==> flow/design.v <==
`timescale 1ns/1ns
module mux2x1( a, b, out, sel );
    input a, b, sel;
    output out;
    assign out = sel ? a : b;
endmodule
module mux2( sel, a, b, out );
    parameter bitwidth = 32 ;
    input  sel; 
    input  [bitwidth-1:0] a, b;
    output [bitwidth-1:0] out;
    assign out = sel ? a : b;
endmodule
module mux3( sel, a, b, c, out );
    parameter bitwidth = 32 ;
    input  [1:0]  sel; 
    input  [bitwidth-1:0] a, b, c;
    output [bitwidth-1:0] out;
    assign out = sel == 0 ? a : sel == 1 ? b : c;
endmodule
module add32(a, b, result);
    input  [31:0] a, b;
    output [31:0] result;
    assign result = a + b;
endmodule
module sign_extend( immed_in, ext_immed_out );
	input  [15:0] immed_in;
	output [31:0] ext_immed_out;
	assign ext_immed_out = { { 16{immed_in[15]} }, immed_in };
endmodule
module reg32(clk, rst, d_in, d_out );
    input  clk, rst;
    input  [31:0] d_in;
    output reg [31:0] d_out;
    always @(posedge clk) begin
        if (rst)
            d_out <= 32'b0;
      else 
            d_out <= d_in;
    end
endmodule
module ALU_Slice( a, b, cin, cout, inv, ctl, out );
    input a, b, cin, inv;
    input [2:0] ctl;
    output cout, out;
    wire and_out, or_out, fa_out;
    wire bx, e1, e2, e3;
    parameter ALU_add = 3'b010;
    parameter ALU_sub = 3'b110;
    parameter ALU_and = 3'b000;
    parameter ALU_or = 3'b001;
    parameter ALU_slt = 3'b111;
    and (and_out, a, b);
    or (or_out, a, b);
    xor (bx, b, inv);
    xor (e1, a, bx);
    and (e2, a, bx);
    and (e3, e1, cin);
    or (cout, e2, e3);
    xor (fa_out, e1, cin);
    assign out = ctl[1] ? fa_out : (ctl[0] ? or_out : and_out);
endmodule
`timescale 1ns/1ns
module Shifter( a, b, result );
    input [31:0] a, b;
    output [31:0] result;     
    wire[31:0] w[0:5];
    assign w[0] = a;
    genvar i, j;
    for( i = 0 ; i < 5 ; i = i + 1 ) begin
        for( j = 2**i-1 ; j >= 0 ; j = j - 1 )  
            mux2x1 mux( .a(1'b0), .b(w[i][j]), .out(w[i+1][j]), .sel(b[i]) );
        for( j = 2**i ; j < 32 ; j = j + 1 )
            mux2x1 mux( .a(w[i][j-2**i]), .b(w[i][j]), .out(w[i+1][j]), .sel(b[i]) );
    end
    assign result = w[5] ;  
endmodule
module ALU( ctl, a, b, result, zero );
    input [2:0]   ctl ;
    input [31:0]  a, b ;
    output [31:0] result ;
    output zero ;
    wire [31:0] c, ALUOut, ShifterOut;
    wire inv;
    parameter ALU_sll = 3'b011;
    parameter ALU_add = 3'b010;
    parameter ALU_sub = 3'b110;
    parameter ALU_and = 3'b000;
    parameter ALU_or = 3'b001;
    parameter ALU_slt = 3'b111;
    assign inv = (ctl == ALU_sub || ctl == ALU_slt);
    genvar i;
    ALU_Slice slice( .a(a[0]), .b(b[0]), .cin(inv), .cout(c[0]), .ctl(ctl), .out(ALUOut[0]), .inv(inv) );
    for(i = 1 ; i<32 ; i=i+1)
        ALU_Slice slice( .a(a[i]), .b(b[i]), .cin(c[i-1]), .cout(c[i]), .ctl(ctl), .out(ALUOut[i]), .inv(inv) );
    Shifter shifter( .a(a), .b(b), .result(ShifterOut) );
    assign result = ( ctl == ALU_sll ? ShifterOut :
                      ctl == ALU_slt ? {31'b0, ALUOut[31]} : ALUOut); 
    assign zero = (result == 32'b0);
endmodule
module alu_ctl(ALUOp, Funct, ALUOperation, DIVU, ALUSEL);
    input  [1:0] ALUOp;
    input  [5:0] Funct;
    output reg DIVU;
    output reg [1:0] ALUSEL;
    output reg [2:0] ALUOperation;
    parameter F_sll = 6'd0;
    parameter F_mfhi = 6'd10;
    parameter F_mflo = 6'd12;
    parameter F_divu = 6'd27;
    parameter F_add = 6'd32;
    parameter F_sub = 6'd34;
    parameter F_and = 6'd36;
    parameter F_or = 6'd37;
    parameter F_slt = 6'd42;
    parameter ALU_sll = 3'b011;
    parameter ALU_add = 3'b010;
    parameter ALU_sub = 3'b110;
    parameter ALU_and = 3'b000;
    parameter ALU_or = 3'b001;
    parameter ALU_slt = 3'b111;
    always @(*) begin
        ALUSEL = 2;
        DIVU = 1'b0;
        ALUOperation = ALU_and;
        case (ALUOp)
        2'b00 : ALUOperation = ALU_add;
        2'b01 : ALUOperation = ALU_sub;
        2'b11 : ALUOperation = ALU_or ;
        2'b10 : case (Funct)
                F_sll : ALUOperation = ALU_sll;
                F_add : ALUOperation = ALU_add;
                F_sub : ALUOperation = ALU_sub;
                F_and : ALUOperation = ALU_and;
                F_or : ALUOperation = ALU_or;
                F_slt : ALUOperation = ALU_slt;
                F_divu: DIVU = 1;
                F_mfhi: ALUSEL = 0;
                F_mflo: ALUSEL = 1;
                default : ALUOperation = ALU_and;
                endcase
        default ALUOperation = ALU_and;
        endcase
    end
endmodule
module control( opcode, RegDst, ALUSrc, MemtoReg, RegWrite, 
                MemRead, MemWrite, Branch, Jump, ALUOp, bne);
    input  [5:0] opcode;
    output reg RegDst, ALUSrc, MemtoReg, RegWrite, MemRead, MemWrite, Branch, Jump, bne;
    output reg [1:0] ALUOp;
    parameter R_FORMAT = 6'd0;
    parameter LW = 6'd35;
    parameter SW = 6'd43;
    parameter BEQ = 6'd4;
    parameter BNE = 6'd5;    
    parameter ORI = 6'd13;
	parameter J = 6'd2;
	parameter NOP = 6'd63;
    always @(*) begin
        case ( opcode )
            R_FORMAT : 
            begin
                RegDst = 1'b1; ALUSrc = 1'b0; MemtoReg = 1'b0; RegWrite = 1'b1; MemRead = 1'b0; 
                MemWrite = 1'b0; Branch = 1'b0; Jump = 1'b0; ALUOp = 2'b10; bne = 1'd0 ;
            end
            LW :
            begin
                RegDst = 1'b0; ALUSrc = 1'b1; MemtoReg = 1'b1; RegWrite = 1'b1; MemRead = 1'b1; 
                MemWrite = 1'b0; Branch = 1'b0; Jump = 1'b0; ALUOp = 2'b00; bne = 1'd0 ;
            end
            SW :
            begin
                RegDst = 1'b0; ALUSrc = 1'b1; MemtoReg = 1'b0; RegWrite = 1'b0; MemRead = 1'b0; 
                MemWrite = 1'b1; Branch = 1'b0; Jump = 1'b0; ALUOp = 2'b00; bne = 1'd0;
            end
            ORI :
            begin
                RegDst = 1'b0; ALUSrc = 1'b1; MemtoReg = 1'b0; RegWrite = 1'b1; MemRead = 1'b0; 
                MemWrite = 1'b0; Branch = 1'b0; Jump = 1'b0; ALUOp = 2'b11; bne = 1'd0;
            end
            BEQ :
            begin
                RegDst = 1'b0; ALUSrc = 1'b0; MemtoReg = 1'b0; RegWrite = 1'b0; MemRead = 1'b0; 
                MemWrite = 1'b0; Branch = 1'b1; Jump = 1'b0; ALUOp = 2'b01; bne = 1'd0;
            end
            BNE :
            begin
                RegDst = 1'b0; ALUSrc = 1'b0; MemtoReg = 1'b0; RegWrite = 1'b0; MemRead = 1'b0; 
                MemWrite = 1'b0; Branch = 1'b1; Jump = 1'b0; ALUOp = 2'b01; bne = 1'd1 ;
            end
            J :
            begin
                RegDst = 1'b0; ALUSrc = 1'b0; MemtoReg = 1'b0; RegWrite = 1'b0; MemRead = 1'b0; 
                MemWrite = 1'b0; Branch = 1'b0; Jump = 1'b1; ALUOp = 2'b01; bne = 1'd0 ;
            end
            NOP :
            begin
                RegDst=1'b0; ALUSrc=1'b0; MemtoReg=1'b0; RegWrite=1'b0; MemRead=1'b0; 
                MemWrite=1'b0; Branch=1'b0; Jump = 1'b0; ALUOp = 2'b00;  bne = 1'd0 ;
            end
            default
            begin
                RegDst=1'b0; ALUSrc=1'b0; MemtoReg=1'b0; RegWrite=1'b0; MemRead=1'b0; 
                MemWrite=1'b0; Branch=1'b0; Jump = 1'b0; ALUOp = 2'b00;  bne = 1'd0 ;
            end
        endcase
    end
endmodule
module Divider( clk, rst, a, b, result );
    input  clk, rst ;
    input  [31:0] a ;
    input  [31:0] b ;
    output [63:0] result ;
    reg [31:0] REM;
    reg [31:0] QUO;
    reg [31:0] div;
    reg [5:0]  counter;
    wire [32:0] part;
    wire [32:0] diff;
    assign part = {REM, QUO[31]};
    assign diff = part - {1'b0, div};
    always @( posedge clk ) begin
        if ( rst ) begin
            REM <= 32'd0;
            QUO <= a;
            div <= b;
            counter <= 6'd32;
        end
        else if ( counter != 6'd0 ) begin
            if ( part >= {1'b0, div} ) begin
                REM <= diff[31:0];
                QUO <= {QUO[30:0], 1'b1};
            end
            else begin
                REM <= part[31:0];
                QUO <= {QUO[30:0], 1'b0};
            end
            counter <= counter - 6'd1;
        end
    end
    assign result = {REM, QUO};
endmodule
module HiLo( clk, DivAns, HiOut, LoOut );
    input clk ;
    input [63:0] DivAns ;
    output [31:0] HiOut, LoOut ;
    reg [63:0] REM;
    always@( posedge clk )
        REM <= DivAns;
    assign HiOut = REM[63:32];
    assign LoOut = REM[31:0];
endmodule
module Hazard( clk, rst, stay, instr, instr_out );
    input clk, rst;
    input [31:0] instr;
    output [31:0] instr_out;
    output stay;
    reg [5:0] counter;
    reg [5:0] bubbles;
    wire [5:0] opcode;
    wire [5:0] funct;
    wire issue;
    assign opcode = instr[31:26];
    assign funct = instr[5:0];
    parameter instr_NOP = 32'hFC000000;
    always @(*) begin
        if (opcode == 6'd2 || opcode == 6'd4 || opcode == 6'd5)       
            bubbles = 6'd3;
        else if (opcode == 6'd0 && funct == 6'd27)                   
            bubbles = 6'd34;
        else if (opcode == 6'd0 || opcode == 6'd35 || opcode == 6'd13)  
            bubbles = 6'd3;
        else
            bubbles = 6'd0;
    end
    assign issue = (counter == 6'd0);
    assign instr_out = issue ? instr : instr_NOP;
    assign stay = ~issue;
    always @(posedge clk) begin
        if (rst)
            counter <= 6'd0;
        else if (issue)
            counter <= bubbles;
        else
            counter <= counter - 6'd1;
    end
endmodule
module reg_file(clk, RegWrite, RN1, RN2, WN, WD, RD1, RD2);
    input  clk, RegWrite;
    input  [4:0] RN1, RN2, WN;
    input  [31:0] WD;
    output [31:0] RD1, RD2; 
    wire[4:0] RN1, RN2;
    reg [31:0] RD1, RD2;
    reg [31:0] file_array[31:1];
    always @(*) begin
      RD1 = (RN1 == 5'd0) ? 32'd0 : file_array[RN1];
    end
    always @(*) begin
      RD2 = (RN2 == 5'd0) ? 32'd0 : file_array[RN2];
    end
    always @(posedge clk)
        if(RegWrite && WN != 0)
            file_array[WN] <= WD;
endmodule 
module reg_IF_ID( clk, rst, pc_incr, instr, pc_incr_out, instr_out );  
	input   clk, rst ;
	input  [31:0] pc_incr, instr;
    output reg [31:0] pc_incr_out, instr_out;
	always @(posedge clk)begin
		if (rst) begin
			pc_incr_out <= 32'd0;
			instr_out <= 32'd0;
		end
		else begin
			pc_incr_out <= pc_incr;
			instr_out <= instr;
		end
	end
endmodule
module reg_ID_EX( opcode, clk, rst, RegDst, ALUSrc, ALUOp, MemRead, MemWrite, Branch, MemtoReg, RegWrite, bne,
                  rfile_rd1, rfile_rd2, ext_immed, rt, rd, pc_incr,
                   opcode_out, RegDst_out, ALUSrc_out, ALUOp_out, MemRead_out, MemWrite_out, Branch_out, MemtoReg_out,RegWrite_out, bne_out,
                  rfile_rd1_out , rfile_rd2_out, ext_immed_out, rt_out, rd_out, pc_incr_out );
  input clk, rst, RegDst, ALUSrc, MemRead, MemWrite, Branch, MemtoReg, RegWrite, bne;
  input [1:0]  ALUOp;
  input [4:0]  rt, rd ;
  input [31:0] ext_immed, rfile_rd1, rfile_rd2, pc_incr ;  
  input[5:0] opcode;
  output reg [5:0] opcode_out;
  output reg RegDst_out, ALUSrc_out, MemRead_out, MemWrite_out, Branch_out, MemtoReg_out, RegWrite_out, bne_out;  
  output reg [1:0]  ALUOp_out;
  output reg [4:0] rt_out, rd_out ;
  output reg [31:0] ext_immed_out, rfile_rd1_out, rfile_rd2_out, pc_incr_out ;
    always @(posedge clk) begin
		if (rst) begin
			pc_incr_out <= 32'd0;
      opcode_out <= 6'd0;
            RegDst_out <= RegDst;
            ALUSrc_out <= 0;
            ALUOp_out <= 2'd0;
            MemWrite_out <=0;
            Branch_out <= 0;
            MemRead_out <= 0;
            MemtoReg_out <= 0;
            RegWrite_out <= 0;
            ext_immed_out <= 32;
            rt_out <= 5'd0;
            rd_out <= 5'd0;
            rfile_rd1_out <= 32'd0;
            rfile_rd2_out <= 32'd0;
            bne_out <= 1'd0;
		end
        else begin
  opcode_out <= opcode;
            RegDst_out <= RegDst;
            ALUSrc_out <= ALUSrc;
            ALUOp_out <= ALUOp;
            MemRead_out <= MemRead;
            MemWrite_out <= MemWrite;
            Branch_out <= Branch;
            MemtoReg_out <= MemtoReg;
            RegWrite_out <= RegWrite;
            ext_immed_out <= ext_immed;
            rt_out <= rt;
            rd_out <= rd;
            rfile_rd1_out <= rfile_rd1;
            rfile_rd2_out <= rfile_rd2;
            pc_incr_out <= pc_incr;  
            bne_out <= bne;
        end
	end
endmodule
module reg_EX_MEM( opcode, funct, clk,reset, 
                   RW, MtoR, MR, MW, Branch, bne,  
                   ext_immed, zero, aluANS, rd2, WN,b_tgt,   
                   opcode_out, funct_out, RW_out, MtoR_out, MR_out, MW_out, Branch_out, bne_out,  
                   ext_immed_out, zero_out, aluANS_out, rd2_out, WN_out, b_tgt_out );  
	input  clk,reset, bne;
	input RW, MtoR, MR, MW, Branch ;
  input[31:0] ext_immed, aluANS, rd2, b_tgt ;
  input[4:0] WN;
  input[5:0] funct, opcode ;
	input zero;
  output reg [5:0] funct_out, opcode_out ;
	output  RW_out, MtoR_out, MR_out, MW_out, Branch_out, bne_out;
    output[31:0] ext_immed_out, aluANS_out, rd2_out, b_tgt_out ;
    output[4:0] WN_out;
	output zero_out;
	reg  RW_out, MtoR_out, MR_out, MW_out, Branch_out;
	reg[31:0] ext_immed_out, aluANS_out, rd2_out, b_tgt_out;
  reg[4:0] WN_out;
  reg zero_out, bne_out ;  
    always @( posedge clk ) begin  
        opcode_out <= 5'd0;
        if(reset) begin
      funct_out <= 5'd0;
			ext_immed_out <=32'd0;
			zero_out <=1'd0;
			aluANS_out <=32'd0;
			rd2_out <=32'd0;
			WN_out <=5'd0;
			RW_out <=1'd0;
			MtoR_out <=1'd0;
			MR_out <=1'd0;
			MW_out <=1'd0;
            Branch_out <= 32'd0;
            bne_out <= 1'd0;
            b_tgt_out <= 1'd0;
		end
		else begin
      opcode_out <= opcode;
      funct_out <= funct;
			ext_immed_out<= ext_immed;
			zero_out<=zero;
			aluANS_out<=aluANS;
			rd2_out<=rd2;
			WN_out<=WN;
			RW_out<=RW;
			MtoR_out<=MtoR;
			MR_out<=MR;
			MW_out<=MW;
			Branch_out<=Branch;
            bne_out <= bne;
            b_tgt_out <= b_tgt;
		end
	end
endmodule
module reg_MEM_WB( opcode, funct, clk, rst, regWrite, memtoReg, dataMemrd, ALU_result, WN,
                   opcode_out, funct_out, regWrite_out, memtoReg_out, dataMemrd_out, ALU_result_out, WN_out) ;
    input clk, rst, regWrite, memtoReg ;
    input [4:0] WN;
    input [31:0] dataMemrd, ALU_result; 
  input[5:0] funct, opcode;
    output regWrite_out, memtoReg_out ;
    output [4:0] WN_out ;
    output [31:0] dataMemrd_out, ALU_result_out ;
  output reg [5:0] funct_out, opcode_out;
    reg  regWrite_out, memtoReg_out ;
    reg [4:0] WN_out ;
    reg [31:0] dataMemrd_out, ALU_result_out ;
    always@(posedge clk )begin
        if ( rst ) begin
          opcode_out <= 5'd0;
          funct_out <= 5'd0;
            regWrite_out <= 0;
            memtoReg_out <= 0; 
            dataMemrd_out <= 32'd0;
            ALU_result_out <= 32'd0;
            WN_out <= 5'd0;
        end 
        else begin
          opcode_out <= opcode;
            funct_out <= funct;
            regWrite_out <= regWrite;
            memtoReg_out <= memtoReg;
            dataMemrd_out <= dataMemrd;
            ALU_result_out <= ALU_result;
            WN_out <= WN;
        end
    end  
endmodule
    module mips_pipeline(clk, rst, imem_addr, imem_rdata, dmem_addr, dmem_wdata, dmem_we, dmem_rdata);
    input clk, rst;
    output [31:0] imem_addr;
    input  [31:0] imem_rdata;
    output [31:0] dmem_addr, dmem_wdata;
    output dmem_we;
    input  [31:0] dmem_rdata;
    wire [31:0] pc, pc_incr, ID_pc_incr, pc_next, dmem_rdata_w, jump_addr, branch_addr, wd;
    wire [31:0] instr, ID_instr, IF_instr;
    wire [31:0] alu_b, b_tgt, EX_b_tgt;
    wire RegWrite, Branch, PCSrc, RegDst, MemtoReg, MemRead, MemWrite, ALUSrc, Zero, Jump, bne, ID_RegWrite;
    wire [1:0] ALUOp;
    wire [2:0] Operation;
    reg32 PC( .clk(clk), .rst(rst), .d_in(pc_next), .d_out(pc) );
    wire stay;
    wire[31:0] pc_add;
    assign imem_addr = pc;
    assign IF_instr = imem_rdata;
    Hazard hazard( .clk(clk), .rst(rst), .stay(stay), .instr(IF_instr), .instr_out(instr) );
    add32 PCADD( .a(pc), .b(32'd4), .result(pc_incr) );  
    mux2 #(32) STMUX( .sel(stay), .a(pc), .b(pc_incr), .out(pc_add) );
    mux2 #(32) PCMUX( .sel(PCSrc), .a(b_tgt), .b(pc_add), .out(branch_addr) );
    mux2 #(32) JMUX( .sel(Jump), .a(jump_addr), .b(branch_addr), .out(pc_next) );
      reg_IF_ID REG_IF_ID( .clk(clk), .rst(rst), .pc_incr(pc_incr), .instr(instr), .pc_incr_out(ID_pc_incr),   .instr_out(ID_instr));
    wire [1:0] EX_ALUOp;
    wire [5:0] opcode;
    wire [4:0] rs, rt, rd, wn;
    wire [15:0] immed;
    wire [25:0] jumpoffset;
    wire [31:0] ext_immed, EX_pc_incr, EX_instr;
    wire [31:0] rd1, rd2;
    wire ID_MemWrite, EX_RegDst, EX_ALUSrc, EX_MemRead, EX_MemWrite, EX_Branch, EX_MemtoReg, EX_RegWrite;
    assign opcode = ID_instr[31:26];
    assign rs = ID_instr[25:21];
    assign rt = ID_instr[20:16];
    assign rd = ID_instr[15:11];
    assign immed = ID_instr[15:0];
    assign jumpoffset = ID_instr[25:0];
    assign jump_addr = { ID_pc_incr[31:28], jumpoffset, 2'b00 };
    sign_extend SignExtend( .immed_in(immed), .ext_immed_out(ext_immed) );
	reg_file RegFile( .clk(clk), .RegWrite(RegWrite), .RN1(rs), .RN2(rt), .WN(wn), 
					  .WD(wd), .RD1(rd1), .RD2(rd2) );
    control CTL(.opcode(opcode), .RegDst(RegDst), .ALUSrc(ALUSrc), .MemtoReg(MemtoReg), 
                .RegWrite(ID_RegWrite), .MemRead(MemRead), .MemWrite(ID_MemWrite), .Branch(Branch), 
              .Jump(Jump), .ALUOp(ALUOp), .bne(bne));
      wire [5:0] EX_opcode;
    wire EX_bne;
    wire [4:0]  EX_wn, EX_rd, EX_rt;
    wire [31:0] EX_ext_immed, EX_rd1, EX_rd2;
      reg_ID_EX REG_ID_EX(.opcode(opcode), .clk(clk), .rst(rst), .RegDst(RegDst), .ALUSrc(ALUSrc), .ALUOp(ALUOp), .MemRead(MemRead), .MemWrite(ID_MemWrite), .Branch(Branch), .MemtoReg(MemtoReg), .RegWrite(ID_RegWrite), .bne(bne), .rfile_rd1(rd1), .rfile_rd2(rd2), .ext_immed(ext_immed), .rt(rt), .rd(rd), .pc_incr(ID_pc_incr),
                         .opcode_out(EX_opcode),.RegDst_out(EX_RegDst), .ALUSrc_out(EX_ALUSrc), .ALUOp_out(EX_ALUOp), 
                         .MemRead_out(EX_MemRead), .MemWrite_out(EX_MemWrite), .Branch_out(EX_Branch),     
                         .MemtoReg_out(EX_MemtoReg),.RegWrite_out(EX_RegWrite), 
                        .bne_out(EX_bne) , .rfile_rd1_out(EX_rd1), .rfile_rd2_out(EX_rd2),   .ext_immed_out(EX_ext_immed), 
                         .rt_out(EX_rt), .rd_out(EX_rd), .pc_incr_out(EX_pc_incr) );
    wire MEM_zero, MEM_bne, DIVU ;
    wire [1:0] ALUSEL;
    wire [5:0] MEM_funct, funct, MEM_opcode;
    wire [4:0] MEM_shamt, shamt, MEM_wn;
    wire [31:0] MEM_ext_immed, MEM_pc_incr, MEM_instr;  
    wire [31:0] MEM_rd1, MEM_rd2, MEM_aluANS, MEM_result ;  
    wire MEM_RegDst, MEM_ALUSrc, MEM_MemRead, MEM_MemWrite, MEM_Branch, MEM_MemtoReg;
    wire [63:0] div_out ;
    wire [31:0] hi, lo, alu_out;
    wire [31:0] result, b_offset; 
    assign funct = EX_ext_immed[5:0]; 
    assign shamt = EX_ext_immed[10:6];
    assign b_offset = EX_ext_immed << 2;  
      add32 BRADD( .a(EX_pc_incr), .b(b_offset), .result(EX_b_tgt) ); 
    mux2 #(32) ALUMUX( .sel(EX_ALUSrc), .a(EX_ext_immed), .b(EX_rd2), .out(alu_b) );  
    alu_ctl ALUCTL( .ALUOp(EX_ALUOp), .Funct(funct), .ALUOperation(Operation), .DIVU(DIVU), .ALUSEL(ALUSEL) );  
    Divider divider( .clk(clk), .rst(DIVU), .a(EX_rd1), .b(EX_rd2), .result(div_out) );
    HiLo HILO( .clk(clk), .DivAns(div_out), .HiOut(hi), .LoOut(lo) );
      ALU alu( .ctl(Operation), .a(EX_rd1), .b(alu_b), .result(alu_out), .zero(Zero)); 
      mux3 ALURMUX( .sel(ALUSEL), .a(hi), .b(lo), .c(alu_out), .out(result) );     
      mux2 #(5)  RFMUX( .sel(EX_RegDst), .a(EX_rd), .b(EX_rt), .out(EX_wn) );  
      reg_EX_MEM REG_EX_MEM( .opcode(EX_opcode), .funct(funct),  .clk (clk) , .reset(rst), .RW(EX_RegWrite), .MtoR(EX_MemtoReg), .MR(EX_MemRead), .MW(EX_MemWrite),.Branch(EX_Branch), .bne(EX_bne), .ext_immed(EX_ext_immed), .zero(Zero), .rd2(EX_rd2), .WN(EX_wn), .aluANS(result), .b_tgt(EX_b_tgt), 
                            .opcode_out(MEM_opcode), .funct_out(MEM_funct), .RW_out(MEM_RegWrite), .MtoR_out(MEM_MemtoReg), .MR_out(MEM_MemRead), .MW_out(MEM_MemWrite), .Branch_out(MEM_Branch), .bne_out(MEM_bne),                       .ext_immed_out(MEM_ext_immed), .zero_out(MEM_zero), .aluANS_out(MEM_result), .rd2_out(MEM_rd2), .WN_out(MEM_wn), .b_tgt_out(b_tgt) ) ;
    wire[5:0]  WB_opcode;
    wire[31:0] WB_dataMemrd, WB_result;
    wire WB_Branch, WB_MemtoReg, MEM_cmp;
    wire [4:0] MUX;
      wire [5:0] WB_funct;
    xor (MEM_cmp, MEM_bne, MEM_zero);
    and BRAND(PCSrc, MEM_cmp, MEM_Branch);
      assign dmem_addr = MEM_result;
      assign dmem_wdata = MEM_rd2;
      assign dmem_we = MEM_MemWrite;
      assign dmem_rdata_w = dmem_rdata;
      reg_MEM_WB REG_MEM_WB( .opcode(MEM_opcode), .funct(MEM_funct), .clk(clk), .rst(rst), .regWrite(MEM_RegWrite), .memtoReg(MEM_MemtoReg), .dataMemrd(dmem_rdata_w), .ALU_result(MEM_result), .WN(MEM_wn), .opcode_out(WB_opcode), .funct_out(WB_funct), .regWrite_out(RegWrite), .memtoReg_out(WB_MemtoReg), .dataMemrd_out(WB_dataMemrd), .ALU_result_out(WB_result), .WN_out(wn) ) ;
    mux2 #(32) WRMUX(  .sel(WB_MemtoReg), .a(WB_dataMemrd), .b(WB_result), .out(wd) );  
endmodule
Appendix: tool output

== From RTL to reports: mips_pipeline ==
Tool output for the design above before and after an edit, in the order of the flow.
Lines under "original" count in the file above, lines under "edited" in the edited file.
"difference" is "edited" less "original", of the values as shown; "relative change" is that difference over "original", in percent.
A cell with -- has no value.

* Top module: mips_pipeline
* Clock: clk
* Standard-cell library: sky130hd
* Timing corner: tt_025C_1v80

== Edit of the RTL ==
Unified diff, file above to edited file.
The edited RTL no longer does the same as the RTL above: the edit was made by script, with no optimisation intended.

<pre>
@@ -534,5 +534,10 @@
     Divider divider( .clk(clk), .rst(DIVU), .a(EX_rd1), .b(EX_rd2), .result(div_out) );
     HiLo HILO( .clk(clk), .DivAns(div_out), .HiOut(hi), .LoOut(lo) );
-      ALU alu( .ctl(Operation), .a(EX_rd1), .b(alu_b), .result(alu_out), .zero(Zero)); 
+      wire [31:0] alu_out_p, alu_out_n;
+      wire Zero_p, Zero_n;
+      ALU alu( .ctl(Operation), .a(EX_rd1), .b(alu_b), .result(alu_out_p), .zero(Zero_p)); 
+      ALU alu_alt (.ctl(~Operation), .a(EX_rd1), .b(alu_b), .result(alu_out_n), .zero(Zero_n));
+      assign alu_out = alu_out_p ^ alu_out_n;
+      assign Zero = Zero_p ^ Zero_n;
       mux3 ALURMUX( .sel(ALUSEL), .a(hi), .b(lo), .c(alu_out), .out(result) );     
       mux2 #(5)  RFMUX( .sel(EX_RegDst), .a(EX_rd), .b(EX_rt), .out(EX_wn) );  
</pre>

== Elaborated design ==
Source: Yosys, flattened and elaborated, memories not mapped. Widths are those after wreduce. Print and check cells do not count. Equal cells are merged and count once.
Memory sizes are those after Yosys's memory passes, which may raise the word count (mostly to a power of two), join words into wider ones and drop unused or constant bits.

{| class="wikitable"
|+ Bit counts
! element !! original !! edited !! difference !! relative change (%)
|-
| elaborated cells || 618 || 881 || +263 || +42.56
|-
| word width x clocked read ports || 64 || 64 || 0 || 0.00
|-
| latch bits || 0 || 0 || 0 || --
|-
| register bits after elaboration || 513 || 513 || 0 || 0.00
|-
| output and inout bits || 97 || 97 || 0 || 0.00
|-
| RAM bits || 992 || 992 || 0 || 0.00
|-
| memory bits (read-only) || 0 || 0 || 0 || --
|-
| memories kept || 1 || 1 || 0 || 0.00
|-
| bits of input ports || 66 || 66 || 0 || 0.00
|}

{| class="wikitable"
|+ Operators by class
! element !! original !! edited !! difference !! relative change (%)
|-
| reductions and logical operators || 30 || 32 || +2 || +6.67
|-
| add/sub/neg operators || 5 || 5 || 0 || 0.00
|-
| shift-type cells || 0 || 0 || 0 || --
|-
| divide/modulo/power cells || 0 || 0 || 0 || --
|-
| $lt $le $gt $ge || 1 || 1 || 0 || 0.00
|-
| multiplexer cells || 261 || 327 || +66 || +25.29
|-
| equality and inequality tests || 26 || 29 || +3 || +11.54
|-
| multipliers || 0 || 0 || 0 || --
|-
| bitwise gates (word level) || 256 || 448 || +192 || +75.00
|}

{| class="wikitable"
|+ Memories
! element !! original !! edited
|-
| shape (words x width / read and write ports) || RegFile.file_array 31 x 32 bit 2R1W || RegFile.file_array 31 x 32 bit 2R1W
|}

{| class="wikitable"
|+ Operators by type and width
! cell !! original !! edited !! difference !! relative change (%)
|-
| 1-bit bitwise XOR || 97 || 194 || +97 || +100.00
|-
| 1-bit two-way mux || 235 || 299 || +64 || +27.23
|-
| 1-bit AND || 95 || 157 || +62 || +65.26
|-
| 1-bit OR || 63 || 94 || +31 || +49.21
|-
| 32-bit two-way mux || 14 || 16 || +2 || +14.29
|-
| 3-bit == test (second input constant) || 2 || 4 || +2 || +100.00
|-
| 1-bit logical OR || 5 || 6 || +1 || +20.00
|-
| 3-bit by 2-bit == test with 1-bit output (second input constant) || 1 || 2 || +1 || +100.00
|-
| 32-bit zero test || 1 || 2 || +1 || +100.00
|-
| 3-bit NOT || 0 || 1 || +1 || --
|-
| 32-bit bitwise XOR || 0 || 1 || +1 || --
|-
| 6-bit == test (second input constant) || 7 || 7 || 0 || 0.00
|-
| 2-bit OR reduction || 5 || 5 || 0 || 0.00
|-
| 6-bit by 3-bit == test with 1-bit output (second input constant) || 4 || 4 || 0 || 0.00
|-
| 6-bit by 4-bit == test with 1-bit output (second input constant) || 4 || 4 || 0 || 0.00
|-
| 6-bit zero test || 4 || 4 || 0 || 0.00
|-
| 3-bit OR reduction || 4 || 4 || 0 || 0.00
|-
| 6-bit two-way mux || 3 || 3 || 0 || 0.00
|-
| 2-bit by 1-bit == test with 1-bit output (second input constant) || 2 || 2 || 0 || 0.00
|-
| 2-bit == test (second input constant) || 2 || 2 || 0 || 0.00
|-
| 6-bit by 2-bit == test with 1-bit output (second input constant) || 2 || 2 || 0 || 0.00
|-
| 6-bit by 5-bit == test with 1-bit output (second input constant) || 2 || 2 || 0 || 0.00
|-
| 1-bit logical AND || 2 || 2 || 0 || 0.00
|-
| 2-bit zero test || 2 || 2 || 0 || 0.00
|-
| 5-bit zero test || 2 || 2 || 0 || 0.00
|-
| 5-bit two-way mux || 2 || 2 || 0 || 0.00
|-
| 2-bit case mux with 2-bit select || 2 || 2 || 0 || 0.00
|-
| 2-bit nonzero test || 2 || 2 || 0 || 0.00
|}

The list need not be complete.

== Longest topological paths ==
Depth = most cells in a row (Yosys ltp): at word level without a register or memory, in the mapped netlist without a sequential cell, where the memories' decode and read muxes count.

{| class="wikitable"
|+ Depth
! element !! original !! edited !! difference !! relative change (%)
|-
| depth in word-level cells || 75 || 77 || +2 || +2.67
|-
| ABC_AREA || 0 || 0 || -- || --
|-
| depth in mapped cells || 44 || 45 || +1 || +2.27
|-
| gate-level depth less buffers || 41 || 42 || +1 || +2.44
|}

== After synthesis ==
Yosys stat after the flow's synthesis: flattened, memories mapped to cells. It holds for the ABC_AREA given above (unset counts as 0); a run with the other value may have another netlist.

{| class="wikitable"
|+ Synthesis totals
! element !! original !! edited !! difference !! relative change (%)
|-
| flip-flop cells || 1565 || 1565 || 0 || 0.00
|-
| cell area after synthesis (mm²) || 0.0715061 || 0.0732478 || +0.0017417 || +2.44
|-
| buffers || 357 || 358 || +1 || +0.28
|-
| sequential area (mm²) || 0.0419002 || 0.0419002 || 0.0000000 || 0.00
|-
| mapped cells || 5253 || 5214 || -39 || -0.74
|}

{| class="wikitable"
|+ Cell types
! cell !! original !! edited !! difference !! relative change (%)
|-
| sky130_fd_sc_hd__mux4_2 || 406 || 500 || +94 || +23.15
|-
| sky130_fd_sc_hd__o21ai_0 || 181 || 98 || -83 || -45.86
|-
| sky130_fd_sc_hd__mux2i_1 || 364 || 288 || -76 || -20.88
|-
| sky130_fd_sc_hd__nand3_1 || 56 || 122 || +66 || +117.86
|-
| sky130_fd_sc_hd__xnor2_1 || 67 || 123 || +56 || +83.58
|-
| sky130_fd_sc_hd__a21oi_1 || 293 || 242 || -51 || -17.41
|-
| sky130_fd_sc_hd__o211ai_1 || 87 || 43 || -44 || -50.57
|-
| sky130_fd_sc_hd__nand2_1 || 344 || 302 || -42 || -12.21
|-
| sky130_fd_sc_hd__a221oi_1 || 75 || 35 || -40 || -53.33
|-
| sky130_fd_sc_hd__maj3_1 || 20 || 55 || +35 || +175.00
|-
| sky130_fd_sc_hd__fa_1 || 32 || 62 || +30 || +93.75
|-
| sky130_fd_sc_hd__clkbuf_1 || 262 || 233 || -29 || -11.07
|-
| sky130_fd_sc_hd__nor2_1 || 490 || 468 || -22 || -4.49
|-
| sky130_fd_sc_hd__buf_2 || 17 || 37 || +20 || +117.65
|-
| sky130_fd_sc_hd__a211oi_1 || 67 || 86 || +19 || +28.36
|-
| sky130_fd_sc_hd__and3_1 || 27 || 14 || -13 || -48.15
|-
| sky130_fd_sc_hd__nand4_1 || 23 || 35 || +12 || +52.17
|-
| sky130_fd_sc_hd__nand2b_1 || 23 || 12 || -11 || -47.83
|}

The list need not be complete.
The figures by module come from a second, unflattened synthesis with its own total; it is not the netlist above.

{| class="wikitable"
|+ Unflattened totals
! element !! original !! edited !! difference !! relative change (%)
|-
| cells (unflattened synthesis) || 5865 || 6481 || +616 || +10.50
|-
| area (unflattened synthesis) (mm²) || 0.0806611 || 0.0860776 || +0.0054165 || +6.72
|}

Rows give one instance, submodules left out.

{| class="wikitable"
|+ By module, original
! module !! area (mm²) !! instances !! seq. area (mm²) !! cells
|-
| reg_file || 0.0465008 || 1 || 0.0297886 || 2601
|-
| Divider || 0.0059945 || 1 || 0.0026826 || 600
|-
| reg_ID_EX || 0.004164 || 1 || 0.003083 || 324
|-
| reg_EX_MEM || 0.0040939 || 1 || 0.0030429 || 320
|-
| add32 || 0.0018618 || 2 || 0 || 271
|-
| mux2 #(bitwidth=32) || 0.0005443 || 5 || 0 || 36
|-
| mux2x1 || 0.000015 || 160 || 0 || 1
|-
| reg_MEM_WB || 0.0022759 || 1 || 0.0016616 || 175
|-
| ALU_Slice || 0.0000626 || 32 || 0 || 9
|-
| reg_IF_ID || 0.0019181 || 1 || 0.0012812 || 135
|-
| HiLo || 0.0012812 || 1 || 0.0012812 || 64
|-
| reg32 || 0.0008633 || 1 || 0.0006406 || 67
|-
| mux3 || 0.0007144 || 1 || 0 || 107
|-
| ALU || 0.0007082 || 1 || 0 || 131
|}

original: Further modules, not shown: 7.

{| class="wikitable"
|+ By module, edited
! module !! area (mm²) !! instances !! seq. area (mm²) !! cells
|-
| reg_file || 0.0465008 || 1 || 0.0297886 || 2601
|-
| Divider || 0.0059945 || 1 || 0.0026826 || 600
|-
| mux2x1 || 0.000015 || 320 || 0 || 1
|-
| reg_ID_EX || 0.004164 || 1 || 0.003083 || 324
|-
| reg_EX_MEM || 0.0040939 || 1 || 0.0030429 || 320
|-
| ALU_Slice || 0.0000626 || 64 || 0 || 9
|-
| add32 || 0.0018618 || 2 || 0 || 271
|-
| mux2 #(bitwidth=32) || 0.0005443 || 5 || 0 || 36
|-
| reg_MEM_WB || 0.0022759 || 1 || 0.0016616 || 175
|-
| reg_IF_ID || 0.0019181 || 1 || 0.0012812 || 135
|-
| ALU || 0.0007082 || 2 || 0 || 131
|-
| HiLo || 0.0012812 || 1 || 0.0012812 || 64
|-
| reg32 || 0.0008633 || 1 || 0.0006406 || 67
|-
| mux3 || 0.0007144 || 1 || 0 || 107
|}

edited: Further modules, not shown: 7.

== Timing after synthesis ==
Source: OpenSTA report_checks on the synthesized netlist (no wires, ideal clock, input and output delay 20% of the period each), path of least setup slack; recovery checks are left aside. Register names are those of the netlist, which keeps one name where synthesis merged equal registers.

{| class="wikitable"
|+ Timing path after synthesis
! element !! original !! edited !! difference !! relative change (%)
|-
| kind || flip-flop to flip-flop || flip-flop to flip-flop || -- || --
|-
| start || register REG_ID_EX.ext_immed_out[0] || register REG_ID_EX.ext_immed_out[4] || -- || --
|-
| end || register REG_EX_MEM.zero_out || register REG_EX_MEM.zero_out || -- || --
|-
| buffers on the path || 2 || 4 || +2 || +100.00
|-
| driving pins on the path || 43 || 44 || +1 || +2.33
|-
| period (ns) || 15.0 || 15.0 || 0.0 || 0.00
|-
| time at the first pin (ns) || 0.000 || 0.000 || 0.000 || --
|-
| delay of the path (ns) || 15.654 || 16.143 || +0.489 || +3.12
|-
| setup slack (ns) || -0.654 || -1.143 || -0.489 || --
|-
| required time (ns) || 14.939 || 14.928 || -0.011 || -0.07
|-
| library setup time (ns) || 0.061 || 0.072 || +0.011 || --
|-
| arrival time (ns) || 15.593 || 16.071 || +0.478 || +3.07
|-
| period reached after synthesis (ns) || 15.654 || 16.143 || +0.489 || +3.12
|}

"delay of the path" = arrival - input delay + setup time.
"driving pins on the path": output pins that drive a net of the path, with the launching flip-flop's if there is one; two outputs of one cell count as two.
"period reached after synthesis" is the clock period less the worst setup slack; recovery checks do not enter. This is arithmetic on one report: input and output delays are still those of the set period (20% each).
The rows between start and end are the longest chain of elaborated cells between them; the timing report does not say that the signal goes this way. Where chains are equally long, one stands for them.
Each line given opens the expression or statement behind the cell; cells for indexed reads and writes are added by Yosys, which also makes memories of some case tables.

Between the ends, after synthesis, original:
* Path through: sky130_fd_sc_hd__dfxtp_1 sky130_fd_sc_hd__buf_2 sky130_fd_sc_hd__nor4b_2 sky130_fd_sc_hd__a31oi_1 sky130_fd_sc_hd__clkbuf_1 sky130_fd_sc_hd__o21ai_0 sky130_fd_sc_hd__fa_1 sky130_fd_sc_hd__fa_1 sky130_fd_sc_hd__fa_1 sky130_fd_sc_hd__fa_1 sky130_fd_sc_hd__fa_1 sky130_fd_sc_hd__fa_1 sky130_fd_sc_hd__fa_1 sky130_fd_sc_hd__fa_1 sky130_fd_sc_hd__fa_1 sky130_fd_sc_hd__fa_1 sky130_fd_sc_hd__fa_1 sky130_fd_sc_hd__fa_1 (+7 left out) sky130_fd_sc_hd__fa_1 sky130_fd_sc_hd__fa_1 sky130_fd_sc_hd__fa_1 sky130_fd_sc_hd__fa_1 sky130_fd_sc_hd__fa_1 sky130_fd_sc_hd__fa_1 sky130_fd_sc_hd__fa_1 sky130_fd_sc_hd__fa_1 sky130_fd_sc_hd__fa_1 sky130_fd_sc_hd__fa_1 sky130_fd_sc_hd__fa_1 sky130_fd_sc_hd__xor2_1 sky130_fd_sc_hd__o221ai_1 sky130_fd_sc_hd__a21boi_0 sky130_fd_sc_hd__a2111oi_0 sky130_fd_sc_hd__nand4_1 sky130_fd_sc_hd__nor4_1 sky130_fd_sc_hd__and4_1
* Cells in the longest elaborated chain: 74
* Elaborated cells on any way between the ends: 430
* Classes of those cells: eq/ne (7); mux (229); logic (191); reduce/logical (3)

{| class="wikitable"
|+ Ends and longest elaborated chain, after synthesis, original
! element !! RTL line !! text
|-
| start, declared || 334 || <nowiki>output reg [31:0] ext_immed_out, rfile_rd1_out, rfile_rd2_out, pc_incr_out ;</nowiki>
|-
| start, assigned || 347 || <nowiki>ext_immed_out <= 32;</nowiki>
|-
| start, assigned || 364 || <nowiki>ext_immed_out <= ext_immed;</nowiki>
|-
| 6-bit == test || 130 || <nowiki>2'b10 : case (Funct)</nowiki>
|-
| 3-bit case mux with 5-bit select || 130 ||
|-
| 3-bit case mux with 4-bit select || 126 || <nowiki>case (ALUOp)</nowiki>
|-
| 3-bit == test || 91 || <nowiki>assign inv = (ctl == ALU_sub || ctl == ALU_slt);</nowiki>
|-
| 1-bit logical OR || 91 ||
|-
| 1-bit bitwise XOR || 55 || <nowiki>xor (bx, b, inv);</nowiki>
|-
| 1-bit bitwise XOR || 56 || <nowiki>xor (e1, a, bx);</nowiki>
|-
| (+60 left out) || -- ||
|-
| 1-bit AND || 58 || <nowiki>and (e3, e1, cin);</nowiki>
|-
| 1-bit OR || 59 || <nowiki>or (cout, e2, e3);</nowiki>
|-
| 1-bit bitwise XOR || 60 || <nowiki>xor (fa_out, e1, cin);</nowiki>
|-
| 1-bit two-way mux || 61 || <nowiki>assign out = ctl[1] ? fa_out : (ctl[0] ? or_out : and_out);</nowiki>
|-
| 32-bit two-way mux || 98 || <nowiki>ctl == ALU_slt ? {31'b0, ALUOut[31]} : ALUOut);</nowiki>
|-
| 32-bit two-way mux || 97 || <nowiki>assign result = ( ctl == ALU_sll ? ShifterOut :</nowiki>
|-
| 32-bit zero test || 99 || <nowiki>assign zero = (result == 32'b0);</nowiki>
|-
| end, assigned || 399 || <nowiki>zero_out <=1'd0;</nowiki>
|-
| end, assigned || 415 || <nowiki>zero_out<=zero;</nowiki>
|-
| end, declared || 389 || <nowiki>output zero_out;</nowiki>
|}

Between the ends, after synthesis, edited:
* Path through: sky130_fd_sc_hd__dfxtp_1 sky130_fd_sc_hd__buf_4 sky130_fd_sc_hd__or4b_4 sky130_fd_sc_hd__o31ai_4 sky130_fd_sc_hd__buf_2 sky130_fd_sc_hd__buf_2 sky130_fd_sc_hd__buf_1 sky130_fd_sc_hd__o21ai_0 sky130_fd_sc_hd__fa_1 sky130_fd_sc_hd__fa_1 sky130_fd_sc_hd__fa_1 sky130_fd_sc_hd__fa_1 sky130_fd_sc_hd__fa_1 sky130_fd_sc_hd__fa_1 sky130_fd_sc_hd__fa_1 sky130_fd_sc_hd__fa_1 sky130_fd_sc_hd__fa_1 sky130_fd_sc_hd__fa_1 (+8 left out) sky130_fd_sc_hd__fa_1 sky130_fd_sc_hd__fa_1 sky130_fd_sc_hd__fa_1 sky130_fd_sc_hd__fa_1 sky130_fd_sc_hd__fa_1 sky130_fd_sc_hd__fa_1 sky130_fd_sc_hd__fa_1 sky130_fd_sc_hd__fa_1 sky130_fd_sc_hd__fa_1 sky130_fd_sc_hd__fa_1 sky130_fd_sc_hd__fa_1 sky130_fd_sc_hd__fa_1 sky130_fd_sc_hd__a22oi_1 sky130_fd_sc_hd__nand4_1 sky130_fd_sc_hd__nor4_1 sky130_fd_sc_hd__nand2_1 sky130_fd_sc_hd__or3_1 sky130_fd_sc_hd__mux2i_1
* Cells in the longest elaborated chain: 76
* Elaborated cells on any way between the ends: 564
* Classes of those cells: eq/ne (10); mux (167); logic (382); reduce/logical (5)

{| class="wikitable"
|+ Ends and longest elaborated chain, after synthesis, edited
! element !! RTL line !! text
|-
| start, declared || 334 || <nowiki>output reg [31:0] ext_immed_out, rfile_rd1_out, rfile_rd2_out, pc_incr_out ;</nowiki>
|-
| start, assigned || 347 || <nowiki>ext_immed_out <= 32;</nowiki>
|-
| start, assigned || 364 || <nowiki>ext_immed_out <= ext_immed;</nowiki>
|-
| 6-bit == test || 130 || <nowiki>2'b10 : case (Funct)</nowiki>
|-
| 3-bit case mux with 5-bit select || 130 ||
|-
| 3-bit case mux with 4-bit select || 126 || <nowiki>case (ALUOp)</nowiki>
|-
| 3-bit NOT || 539 || <nowiki>ALU alu_alt (.ctl(~Operation), .a(EX_rd1), .b(alu_b), .result(alu_out_n), .zero(Zero_n));</nowiki>
|-
| 3-bit == test || 91 || <nowiki>assign inv = (ctl == ALU_sub || ctl == ALU_slt);</nowiki>
|-
| 1-bit logical OR || 91 ||
|-
| 1-bit bitwise XOR || 55 || <nowiki>xor (bx, b, inv);</nowiki>
|-
| (+62 left out) || -- ||
|-
| 1-bit OR || 59 || <nowiki>or (cout, e2, e3);</nowiki>
|-
| 1-bit bitwise XOR || 60 || <nowiki>xor (fa_out, e1, cin);</nowiki>
|-
| 1-bit two-way mux || 61 || <nowiki>assign out = ctl[1] ? fa_out : (ctl[0] ? or_out : and_out);</nowiki>
|-
| 32-bit two-way mux || 98 || <nowiki>ctl == ALU_slt ? {31'b0, ALUOut[31]} : ALUOut);</nowiki>
|-
| 32-bit two-way mux || 97 || <nowiki>assign result = ( ctl == ALU_sll ? ShifterOut :</nowiki>
|-
| 32-bit zero test || 99 || <nowiki>assign zero = (result == 32'b0);</nowiki>
|-
| 1-bit bitwise XOR || 541 || <nowiki>assign Zero = Zero_p ^ Zero_n;</nowiki>
|-
| end, assigned || 399 || <nowiki>zero_out <=1'd0;</nowiki>
|-
| end, assigned || 415 || <nowiki>zero_out<=zero;</nowiki>
|-
| end, declared || 389 || <nowiki>output zero_out;</nowiki>
|}

== Path in the finished layout ==
Path of least setup slack in the final report of the runs of pair 1 (OpenROAD, finished layout, wires in). Where an end is a register, its clock arrival counts in the times.

{| class="wikitable"
|+ Timing path after layout
! element !! original !! edited !! difference !! relative change (%)
|-
| kind || flip-flop to flip-flop || flip-flop to flip-flop || -- || --
|-
| start || register REG_ID_EX.ext_immed_out[4] || register REG_ID_EX.ext_immed_out[0] || -- || --
|-
| end || register REG_EX_MEM.zero_out || register REG_EX_MEM.zero_out || -- || --
|-
| required time (ns) || 15.37 || 15.35 || -0.02 || -0.13
|-
| arrival time (ns) || 14.94 || 14.96 || +0.02 || +0.13
|-
| library setup time (ns) || 0.05 || 0.06 || +0.01 || --
|-
| setup slack (ns) || 0.44 || 0.39 || -0.05 || --
|-
| buffers on the path || 2 || 1 || -1 || -50.00
|-
| time at the first pin (ns) || 0.83 || 0.84 || +0.01 || +1.20
|-
| period (ns) || 14.6 || 14.6 || 0.0 || 0.00
|-
| driving pins on the path || 42 || 41 || -1 || -2.38
|}

The rows between start and end are the longest chain of elaborated cells between them; the timing report does not say that the signal goes this way. Where chains are equally long, one stands for them.

Between the ends, after layout, original:
* Path through: sky130_fd_sc_hd__dfxtp_1 sky130_fd_sc_hd__nor4b_4 sky130_fd_sc_hd__a31oi_4 sky130_fd_sc_hd__xnor2_1 sky130_fd_sc_hd__fa_2 sky130_fd_sc_hd__fa_2 sky130_fd_sc_hd__fa_2 sky130_fd_sc_hd__fa_2 sky130_fd_sc_hd__fa_2 sky130_fd_sc_hd__fa_2 sky130_fd_sc_hd__fa_2 sky130_fd_sc_hd__fa_1 sky130_fd_sc_hd__fa_2 sky130_fd_sc_hd__fa_2 sky130_fd_sc_hd__fa_2 sky130_fd_sc_hd__fa_2 sky130_fd_sc_hd__fa_2 sky130_fd_sc_hd__fa_2 (+6 left out) sky130_fd_sc_hd__fa_2 sky130_fd_sc_hd__fa_2 sky130_fd_sc_hd__fa_2 sky130_fd_sc_hd__fa_2 sky130_fd_sc_hd__fa_2 sky130_fd_sc_hd__fa_2 sky130_fd_sc_hd__fa_2 sky130_fd_sc_hd__fa_2 sky130_fd_sc_hd__fa_2 sky130_fd_sc_hd__fa_2 sky130_fd_sc_hd__buf_4 sky130_fd_sc_hd__xor2_4 sky130_fd_sc_hd__o31ai_1 sky130_fd_sc_hd__a221oi_2 sky130_fd_sc_hd__o311ai_2 sky130_fd_sc_hd__nor3_1 sky130_fd_sc_hd__buf_4 sky130_fd_sc_hd__and4_1
* Cells in the longest elaborated chain: 74
* Elaborated cells on any way between the ends: 302
* Classes of those cells: eq/ne (7); mux (101); logic (191); reduce/logical (3)

{| class="wikitable"
|+ Ends and longest elaborated chain, after layout, original
! element !! RTL line !! text
|-
| start, declared || 334 || <nowiki>output reg [31:0] ext_immed_out, rfile_rd1_out, rfile_rd2_out, pc_incr_out ;</nowiki>
|-
| start, assigned || 347 || <nowiki>ext_immed_out <= 32;</nowiki>
|-
| start, assigned || 364 || <nowiki>ext_immed_out <= ext_immed;</nowiki>
|-
| 6-bit == test || 130 || <nowiki>2'b10 : case (Funct)</nowiki>
|-
| 3-bit case mux with 5-bit select || 130 ||
|-
| 3-bit case mux with 4-bit select || 126 || <nowiki>case (ALUOp)</nowiki>
|-
| 3-bit == test || 91 || <nowiki>assign inv = (ctl == ALU_sub || ctl == ALU_slt);</nowiki>
|-
| 1-bit logical OR || 91 ||
|-
| 1-bit bitwise XOR || 55 || <nowiki>xor (bx, b, inv);</nowiki>
|-
| 1-bit bitwise XOR || 56 || <nowiki>xor (e1, a, bx);</nowiki>
|-
| (+60 left out) || -- ||
|-
| 1-bit AND || 58 || <nowiki>and (e3, e1, cin);</nowiki>
|-
| 1-bit OR || 59 || <nowiki>or (cout, e2, e3);</nowiki>
|-
| 1-bit bitwise XOR || 60 || <nowiki>xor (fa_out, e1, cin);</nowiki>
|-
| 1-bit two-way mux || 61 || <nowiki>assign out = ctl[1] ? fa_out : (ctl[0] ? or_out : and_out);</nowiki>
|-
| 32-bit two-way mux || 98 || <nowiki>ctl == ALU_slt ? {31'b0, ALUOut[31]} : ALUOut);</nowiki>
|-
| 32-bit two-way mux || 97 || <nowiki>assign result = ( ctl == ALU_sll ? ShifterOut :</nowiki>
|-
| 32-bit zero test || 99 || <nowiki>assign zero = (result == 32'b0);</nowiki>
|-
| end, assigned || 399 || <nowiki>zero_out <=1'd0;</nowiki>
|-
| end, assigned || 415 || <nowiki>zero_out<=zero;</nowiki>
|-
| end, declared || 389 || <nowiki>output zero_out;</nowiki>
|}

Between the ends, after layout, edited:
* Path through: sky130_fd_sc_hd__dfxtp_1 sky130_fd_sc_hd__buf_4 sky130_fd_sc_hd__or4b_4 sky130_fd_sc_hd__o31a_4 sky130_fd_sc_hd__xnor2_2 sky130_fd_sc_hd__fa_2 sky130_fd_sc_hd__fa_2 sky130_fd_sc_hd__fa_2 sky130_fd_sc_hd__fa_2 sky130_fd_sc_hd__fa_2 sky130_fd_sc_hd__fa_2 sky130_fd_sc_hd__fa_2 sky130_fd_sc_hd__fa_2 sky130_fd_sc_hd__fa_2 sky130_fd_sc_hd__fa_2 sky130_fd_sc_hd__fa_2 sky130_fd_sc_hd__fa_2 sky130_fd_sc_hd__fa_2 (+5 left out) sky130_fd_sc_hd__fa_2 sky130_fd_sc_hd__fa_2 sky130_fd_sc_hd__fa_2 sky130_fd_sc_hd__fa_2 sky130_fd_sc_hd__fa_2 sky130_fd_sc_hd__fa_2 sky130_fd_sc_hd__fa_2 sky130_fd_sc_hd__fa_2 sky130_fd_sc_hd__fa_2 sky130_fd_sc_hd__fa_2 sky130_fd_sc_hd__fa_2 sky130_fd_sc_hd__fa_1 sky130_fd_sc_hd__a22oi_2 sky130_fd_sc_hd__nand4_1 sky130_fd_sc_hd__nor4_2 sky130_fd_sc_hd__nand2_1 sky130_fd_sc_hd__or3_1 sky130_fd_sc_hd__mux2i_1
* Cells in the longest elaborated chain: 76
* Elaborated cells on any way between the ends: 692
* Classes of those cells: eq/ne (10); mux (295); logic (382); reduce/logical (5)

{| class="wikitable"
|+ Ends and longest elaborated chain, after layout, edited
! element !! RTL line !! text
|-
| start, declared || 334 || <nowiki>output reg [31:0] ext_immed_out, rfile_rd1_out, rfile_rd2_out, pc_incr_out ;</nowiki>
|-
| start, assigned || 347 || <nowiki>ext_immed_out <= 32;</nowiki>
|-
| start, assigned || 364 || <nowiki>ext_immed_out <= ext_immed;</nowiki>
|-
| 6-bit == test || 130 || <nowiki>2'b10 : case (Funct)</nowiki>
|-
| 3-bit case mux with 5-bit select || 130 ||
|-
| 3-bit case mux with 4-bit select || 126 || <nowiki>case (ALUOp)</nowiki>
|-
| 3-bit NOT || 539 || <nowiki>ALU alu_alt (.ctl(~Operation), .a(EX_rd1), .b(alu_b), .result(alu_out_n), .zero(Zero_n));</nowiki>
|-
| 3-bit == test || 91 || <nowiki>assign inv = (ctl == ALU_sub || ctl == ALU_slt);</nowiki>
|-
| 1-bit logical OR || 91 ||
|-
| 1-bit bitwise XOR || 55 || <nowiki>xor (bx, b, inv);</nowiki>
|-
| (+62 left out) || -- ||
|-
| 1-bit OR || 59 || <nowiki>or (cout, e2, e3);</nowiki>
|-
| 1-bit bitwise XOR || 60 || <nowiki>xor (fa_out, e1, cin);</nowiki>
|-
| 1-bit two-way mux || 61 || <nowiki>assign out = ctl[1] ? fa_out : (ctl[0] ? or_out : and_out);</nowiki>
|-
| 32-bit two-way mux || 98 || <nowiki>ctl == ALU_slt ? {31'b0, ALUOut[31]} : ALUOut);</nowiki>
|-
| 32-bit two-way mux || 97 || <nowiki>assign result = ( ctl == ALU_sll ? ShifterOut :</nowiki>
|-
| 32-bit zero test || 99 || <nowiki>assign zero = (result == 32'b0);</nowiki>
|-
| 1-bit bitwise XOR || 541 || <nowiki>assign Zero = Zero_p ^ Zero_n;</nowiki>
|-
| end, assigned || 399 || <nowiki>zero_out <=1'd0;</nowiki>
|-
| end, assigned || 415 || <nowiki>zero_out<=zero;</nowiki>
|-
| end, declared || 389 || <nowiki>output zero_out;</nowiki>
|}

== Layout results ==
Runs of the flow (Yosys, OpenROAD) on both versions; the two runs of a pair have the same settings. The constraints put input and output delay at 20% of the set period each and load the outputs with 0.01 pF.

Settings, pair 1:
* CORE_UTILIZATION: 40
* PLACE_DENSITY: 0.6
* period_ns: 14.6
* CAP_MARGIN: 20
* CORE_MARGIN: 2
* SLEW_MARGIN: 20

{| class="wikitable"
|+ Final reports, pair 1
! element !! original !! edited !! difference !! relative change (%)
|-
| final worst hold slack (ns) || 0.371 || 0.369 || -0.002 || --
|-
| setup total negative slack (ns) || 0.000 || 0.000 || 0.000 || --
|-
| overall power (µW) || 14067 || 13898 || -169 || -1.20
|-
| standard-cell area after layout (mm²) || 0.0817134 || 0.0834525 || +0.0017391 || +2.13
|-
| area of the die (mm²) || 0.182163 || 0.186559 || +0.004396 || +2.41
|-
| worst setup slack after layout (ns) || 0.435 || 0.389 || -0.046 || --
|-
| period reached (ns) || 14.165 || 14.211 || +0.046 || +0.32
|-
| utilization (%) || 45.9 || 45.7 || -0.2 || --
|-
| netlist area reported by Yosys (mm²) || 0.0715061 || 0.0732478 || +0.0017417 || +2.44
|}

Settings, pair 2:
* CAP_MARGIN: 25
* CORE_UTILIZATION: 70
* CTS_CLUSTER_SIZE: 80
* MAX_ROUTING_LAYER: met5
* PLACE_DENSITY: 0.69
* period_ns: 26.2
* CORE_MARGIN: 2
* SLEW_MARGIN: 20

{| class="wikitable"
|+ Final reports, pair 2
! element !! original !! edited !! difference !! relative change (%)
|-
| final worst hold slack (ns) || 0.356 || 0.368 || +0.012 || --
|-
| setup total negative slack (ns) || 0.000 || 0.000 || 0.000 || --
|-
| overall power (µW) || 7629 || 7609 || -20 || -0.26
|-
| standard-cell area after layout (mm²) || 0.0795613 || 0.0814181 || +0.0018568 || +2.33
|-
| area of the die (mm²) || 0.104723 || 0.107243 || +0.002520 || +2.41
|-
| worst setup slack after layout (ns) || 9.614 || 8.856 || -0.758 || --
|-
| period reached (ns) || 16.586 || 17.344 || +0.758 || +4.57
|-
| utilization (%) || 78.3 || 78.6 || +0.3 || --
|-
| netlist area reported by Yosys (mm²) || 0.0715061 || 0.0732478 || +0.0017417 || +2.44
|}

"period reached" is the run's clock period less its worst setup slack. It is reckoned from that one timing run; input and output delays stay at 20% of the period that was set.
"overall power": no workload was simulated; the value follows from the tool's default switching activity.
